==> flow/design.v <==
`timescale 1ns / 1ps
module Cordic_Machine(clock_pulse, reset, x_input, y_input, z_input, x_output, y_output, z_output, flag);
	input clock_pulse;
	input reset;  
	parameter fractional_bit = 22;
	parameter iteration_number = 22;
	input signed [fractional_bit+2:0] x_input;
	input signed [fractional_bit+2:0] y_input;
	input signed [fractional_bit+2:0] z_input;
	output signed [fractional_bit+2:0] x_output;
	output signed [fractional_bit+2:0] y_output;
	output signed [fractional_bit+2:0] z_output;
	output flag;  
	reg signed [fractional_bit+2:0] x_temp_result;
	reg signed [fractional_bit+2:0] y_temp_result;
	reg signed [fractional_bit+2:0] z_temp_result;
	reg [5:0] counter;  
	wire signed [fractional_bit+2:0] LUT_Atan [0:iteration_number];
	assign LUT_Atan[00] = 25'b000_0010000000000000000000;    
	assign LUT_Atan[01] = 25'b000_0001001011100100000000;   
	assign LUT_Atan[02] = 25'b000_0000100111111011001110;  
	assign LUT_Atan[03] = 25'b000_0000010100010001000100;
	assign LUT_Atan[04] = 25'b000_0000001010001011000011;
	assign LUT_Atan[05] = 25'b000_0000000101000101110101;
	assign LUT_Atan[06] = 25'b000_0000000010100010111101;
	assign LUT_Atan[07] = 25'b000_0000000001010001011111;
	assign LUT_Atan[08] = 25'b000_0000000000101000101111;
	assign LUT_Atan[09] = 25'b000_0000000000010100010111;
	assign LUT_Atan[10] = 25'b000_0000000000001010001011;
	assign LUT_Atan[11] = 25'b000_0000000000000101000101;
	assign LUT_Atan[12] = 25'b000_0000000000000010100010;
	assign LUT_Atan[13] = 25'b000_0000000000000001010001;
	assign LUT_Atan[14] = 25'b000_0000000000000000101000;
	assign LUT_Atan[15] = 25'b000_0000000000000000010100;
	assign LUT_Atan[16] = 25'b000_0000000000000000001010;
	assign LUT_Atan[17] = 25'b000_0000000000000000000101;
	assign LUT_Atan[18] = 25'b000_0000000000000000000010;
	assign LUT_Atan[19] = 25'b000_0000000000000000000001;
	assign LUT_Atan[20] = 25'b000_0000000000000000000000;
	assign LUT_Atan[21] = 25'b000_0000000000000000000000;
	assign LUT_Atan[22] = 25'b000_0000000000000000000000;
	always @(posedge clock_pulse) 
		begin
			if (reset)
				begin
					counter <= 0;
				end
			else if (counter == 0) 
				begin
					x_temp_result <= x_input;
					y_temp_result <= y_input;
					z_temp_result <= z_input;
					counter <= counter +1;
				end
			else 
				begin
					x_temp_result <= z_temp_result[fractional_bit+2] ? x_temp_result + (y_temp_result >>> (counter-1))
																					 : x_temp_result - (y_temp_result >>> (counter-1));
					y_temp_result <= z_temp_result[fractional_bit+2] ? y_temp_result - (x_temp_result >>> (counter-1))
																					 : y_temp_result + (x_temp_result >>> (counter-1));
					z_temp_result <= z_temp_result[fractional_bit+2] ? z_temp_result + LUT_Atan[counter-1]
																					 : z_temp_result - LUT_Atan[counter-1];
					counter <= (counter + 1) % (iteration_number);
				end
		end
	assign flag  = (counter == iteration_number-1) ? 1: 0;
	assign x_output = x_temp_result;
	assign y_output = y_temp_result;
	assign z_output = z_temp_result;
endmodule
Reports on Cordic_Machine --
The steps from the RTL of Cordic_Machine to its reports follow in flow order. Lines are those of the file above, counted from 1. Library cell names are shortened. Not given: --
Inputs: top Cordic_Machine, clock input clock_pulse, standard-cell library sky130hd, corner tt_025C_1v80

Elaborated design --
Counts by Yosys on the flattened word-level netlist (proc, flatten, opt, wreduce; memories kept). Register bits leave out memories and registers merged into their read ports (data or address); mux counts leave out enables and synchronous resets folded into registers. Print and check cells are left out. Cells with the same type and inputs are merged into one.
Bit counts: flip-flop bits (word level) 81, latch bits 0, RAM bits 0, memory bits (read-only) 0, word width x clocked read ports 0, memory cells 0, input port bits 77, output and inout port bits 76, elaborated cells 52
Operators by class: add/sub/neg operators 8, $mul 0, divide/modulo/power cells 1, order comparisons 0, equality and inequality tests 23, shifts and indexed selects 2, multiplexer cells 11, bitwise logic cells 0, reductions and logical operators 3
Operator list (count):
- 25-bit parallel mux with 21-bit select | 1
- 25-bit 2-to-1 mux | 8
- 32-bit by 5-bit modulo with 32-bit output (second input constant) | 1
- 25-bit adder | 3
- 25-bit subtractor | 3
- 25-bit by 32-bit >>> shifter with 25-bit output | 2
- 5-bit by 4-bit equality test with 1-bit output (second input constant) | 8
- 5-bit equality test (second input constant) | 7
- 5-bit by 3-bit equality test with 1-bit output (second input constant) | 4
- 5-bit by 2-bit equality test with 1-bit output (second input constant) | 2
- 6-bit by 1-bit adder with 7-bit output (second input constant) | 1
- 6-bit by 1-bit subtractor with 7-bit output (second input constant) | 1
- 6-bit by 5-bit equality test with 1-bit output (second input constant) | 1
- 6-bit zero test | 1
- 6-bit 2-to-1 mux | 1
- 5-bit by 1-bit equality test with 1-bit output (second input constant) | 1
- 5-bit zero test | 1
- 3-bit OR reduction | 1
- 1-bit 2-to-1 mux | 1

Logic depth --
Yosys ltp: most cells in a row. Word level: on the elaborated netlist, between registers, memories and ports. Mapped: between sequential cells and ports; inverters and the memories' decode and read muxes count.
Logic depth: word-level depth 9, ABC_AREA 1, depth in mapped cells 39, depth with buffers taken out 34

After synthesis --
Yosys stat after the flow's synthesis: flattened, memories mapped to cells. It holds for the ABC_AREA given above (unset counts as 0); a run with the other value may have another netlist. Totals and module areas in this step are rounded.
Synthesis totals: mapped cells 2099, chip area (Yosys) 12550 um^2, sequential part of the area 2372 um^2, flip-flop cells 81, buffers 81
Cell types:
- nand2_1 | count 683, area in all 2.56E+03 um^2
- edfxtp_1 | count 75, area in all 2252.16 um^2
- nand3_1 | count 323, area in all 1616.55 um^2
- ha_1 | count 84, area in all 1.05E+03 um^2
- inv_1 | count 192, area in all 720.691 um^2
- o21ai_0 | count 116, area in all 580.557 um^2
- xor2_1 | count 62, area in all 543.021 um^2
- nor2_1 | count 141, area in all 529.258 um^2
- a21oi_1 | count 100, area in all 500.48 um^2
- xnor2_1 | count 36, area in all 315.302 um^2
- clkbuf_1 | count 47, area in all 176.419 um^2
- nand4_1 | count 22, area in all 137.632 um^2
- or2_2 | count 21, area in all 131.376 um^2
- dfxtp_1 | count 6, area in all 120.115 um^2
- a31oi_1 | count 18, area in all 112.608 um^2
- nor3_1 | count 21, area in all 105.101 um^2
- buf_2 | count 18, area in all 90.086 um^2
- nand3b_1 | count 10, area in all 75.072 um^2
Not listed: further types 36, cells in them 124.

Worst setup path after synthesis --
OpenSTA on the mapped netlist: ideal clock, no wires. The path of least setup slack (recovery checks aside). Input and output delay are each 20% of the period. Register names are those of the netlist, which keeps one name where synthesis merged equal registers.
Path post-synthesis: path type register -> register, from register counter[0], to register y_temp_result[19], period 6.0 ns, library setup time 0.254 ns, launch time at the first pin 0.000 ns, data arrival time 5.090 ns, required time 5.746 ns, path slack 0.656 ns, delay of the path 5.344 ns, driving pins on the path 33, path buffers 5, synthesis period reached 5.344 ns
"delay of the path" = arrival - input delay + setup time. "driving pins on the path" counts driving pins, that of a launching flip-flop among them; a cell with two outputs on the path counts twice. "synthesis period reached" = period - worst setup slack (recovery checks aside). The figure is calculated, with input and output delays left at 20% of the set period. Between the ends stands the longest chain of elaborated cells between them, by number of cells; it is not shown to be the way that was timed. Of several equally long chains one is given. Each line given opens the expression or statement behind the cell; cells for indexed reads and writes are added by Yosys, which also makes memories of some case tables. At most two assigning lines are given for a register; there are more.
Between the ends, post-synthesis: cells stage by stage dfxtp_1 > buf_2 > inv_2 > buf_2 > buf_1 > ha_1 > buf_4 > nand3_4 > inv_2 > clkbuf_1 > o21ai_0 > nand2_1 > nand2_1 > o211ai_1 > nand3_1 > nand2_1 > nand3_1 > ha_1 > o21ai_0 > ha_1 > nand2_1 > nor2_1 > a211oi_1 > inv_1 > a21oi_1 > o21ai_0 > a21oi_1 > o21ai_0 > a21oi_1 > o21bai_1 > or2_2 > nand3_1 > nand2_1, length of the longest elaborated chain 5, elaborated cells on any way between the ends 7, those cells by class add/sub: 3; shift: 1; mux: 2; reduce/logical: 1
Ends and longest elaborated chain, post-synthesis:
- from (decl) | line 17 | reg [5:0] counter;
- from (assign) | line 53 | counter <= counter +1;
- from (assign) | line 63 | counter <= (counter + 1) % (iteration_number);
- 6-bit by 1-bit subtractor with 7-bit output | line 60 | : y_temp_result + (x_temp_result >>> (counter-1));
- 25-bit by 32-bit >>> shifter with 25-bit output | line 60
- 25-bit adder | line 60
- 25-bit 2-to-1 mux | line 59 | y_temp_result <= z_temp_result[fractional_bit+2] ? y_temp_result - (x_temp_result >>> (counter-1))
- 25-bit 2-to-1 mux | line 48 | else if (counter == 0)
- to (assign) | line 51 | y_temp_result <= y_input;
- to (assign) | line 59
- to (decl) | line 15 | reg signed [fractional_bit+2:0] y_temp_result;

Path in the finished layout --
Path of least setup slack in the final report of record 2 (OpenROAD, finished layout, wires in). Where an end is a register, its clock arrival counts in the times.
Path post-layout: path type register -> register, from register counter[0], to register y_temp_result[18], period 4.82 ns, library setup time 0.24 ns, launch time at the first pin 0.39 ns, data arrival time 5.19 ns, required time 4.98 ns, path slack -0.21 ns, driving pins on the path 32, path buffers 5
Between the ends stands the longest chain of elaborated cells between them, by number of cells; it is not shown to be the way that was timed. Of several equally long chains one is given. At most two assigning lines are given for a register; there are more.
Between the ends, post-layout: cells stage by stage dfxtp_2 > inv_4 > ha_4 > buf_6 > xnor2_4 > buf_6 > inv_6 > nor2_4 > buf_6 > o211ai_1 > nand3_1 > nand2_2 > nand3_4 > ha_4 > clkinvlp_4 > buf_6 > nor3_4 > nor2_2 > xnor2_2 > inv_2 > ha_4 > nand2_1 > a21oi_1 > nor2_2 > o21ai_1 > a21oi_1 > buf_4 > o21ai_4 > a21o_1 > or2_2 > nand3_1 > nand2_1, length of the longest elaborated chain 5, elaborated cells on any way between the ends 7, those cells by class add/sub: 3; shift: 1; mux: 2; reduce/logical: 1
Ends and longest elaborated chain, post-layout:
- from (decl) | line 17 | reg [5:0] counter;
- from (assign) | line 53 | counter <= counter +1;
- from (assign) | line 63 | counter <= (counter + 1) % (iteration_number);
- 6-bit by 1-bit subtractor with 7-bit output | line 60 | : y_temp_result + (x_temp_result >>> (counter-1));
- 25-bit by 32-bit >>> shifter with 25-bit output | line 60
- 25-bit adder | line 60
- 25-bit 2-to-1 mux | line 59 | y_temp_result <= z_temp_result[fractional_bit+2] ? y_temp_result - (x_temp_result >>> (counter-1))
- 25-bit 2-to-1 mux | line 48 | else if (counter == 0)
- to (assign) | line 51 | y_temp_result <= y_input;
- to (assign) | line 59
- to (decl) | line 15 | reg signed [fractional_bit+2:0] y_temp_result;

Below are 4 stored runs of the flow (Yosys, OpenROAD; platform sky130hd) on Cordic_Machine, each with its settings and what was measured, unordered. Constraints: input delay and output delay 20% of the set period each, output load 0.01 pF.
"achieved period" = clock period - worst setup slack. The figure is calculated, with input and output delays left at 20% of the set period.
"worst path time" means the part of the period allowed to the worst setup path (the constraints hold back 20% at inputs and 20% at outputs) less its slack; where the path has registers, the arrival times of their clocks count too.
Values from the reports are rounded here.

* Record 1 | settings: ABC_AREA 1; CAP_MARGIN 20; CELL_PAD_IN_SITES_DETAIL_PLACEMENT 2; CELL_PAD_IN_SITES_GLOBAL_PLACEMENT 1; CORE_UTILIZATION 46; CTS_CLUSTER_SIZE 23; GPL_ROUTABILITY_DRIVEN 0; HOLD_SLACK_MARGIN 0.11; MIN_ROUTING_LAYER met2; PLACE_DENSITY_LB_ADDON 0.2; SETUP_SLACK_MARGIN 2.33; TNS_END_PERCENT 45; period_ns 8.38; CORE_MARGIN 2; SLEW_MARGIN 20 | did not finish, placement stopped with DPL-0033
* Record 2 | settings: ABC_AREA 1; CAP_MARGIN 10; CORE_MARGIN 5; CORE_UTILIZATION 31; CTS_CLUSTER_DIAMETER 291; CTS_CLUSTER_SIZE 39; HOLD_SLACK_MARGIN 0.06; MIN_ROUTING_LAYER met2; SETUP_SLACK_MARGIN -0.05; SLEW_MARGIN 40; period_ns 4.82 | results: area of the die 44,610 um^2; synthesized cell area 12,550 um^2; sum of negative setup slack -1.879 ns; standard-cell area of the final layout 20,740 um^2; utilization 0.52; achieved period 5.029 ns; worst path time 5.03 ns; worst setup path kind register -> register; worst hold slack 0.675 ns; worst setup slack after layout -0.209 ns
* Record 3 | settings: ABC_AREA 0; CELL_PAD_IN_SITES_DETAIL_PLACEMENT 1; CELL_PAD_IN_SITES_GLOBAL_PLACEMENT 1; CORE_MARGIN 5; CORE_UTILIZATION 57; CTS_CLUSTER_SIZE 83; GPL_ROUTABILITY_DRIVEN 0; GPL_TIMING_DRIVEN 1; PLACE_DENSITY_LB_ADDON 0.17; period_ns 4.2; CAP_MARGIN 20; SLEW_MARGIN 20 | did not finish, placement stopped with DPL-0033
* Record 4 | settings: ABC_AREA 0; CELL_PAD_IN_SITES_GLOBAL_PLACEMENT 3; CORE_UTILIZATION 58; CTS_CLUSTER_DIAMETER 289; CTS_CLUSTER_SIZE 88; GPL_ROUTABILITY_DRIVEN 1; GPL_TIMING_DRIVEN 0; PLACE_DENSITY 0.68; SETUP_SLACK_MARGIN 2.7; SLEW_MARGIN 5; period_ns 10.1; CAP_MARGIN 20; CORE_MARGIN 2 | did not finish, placement stopped with GPL-0301
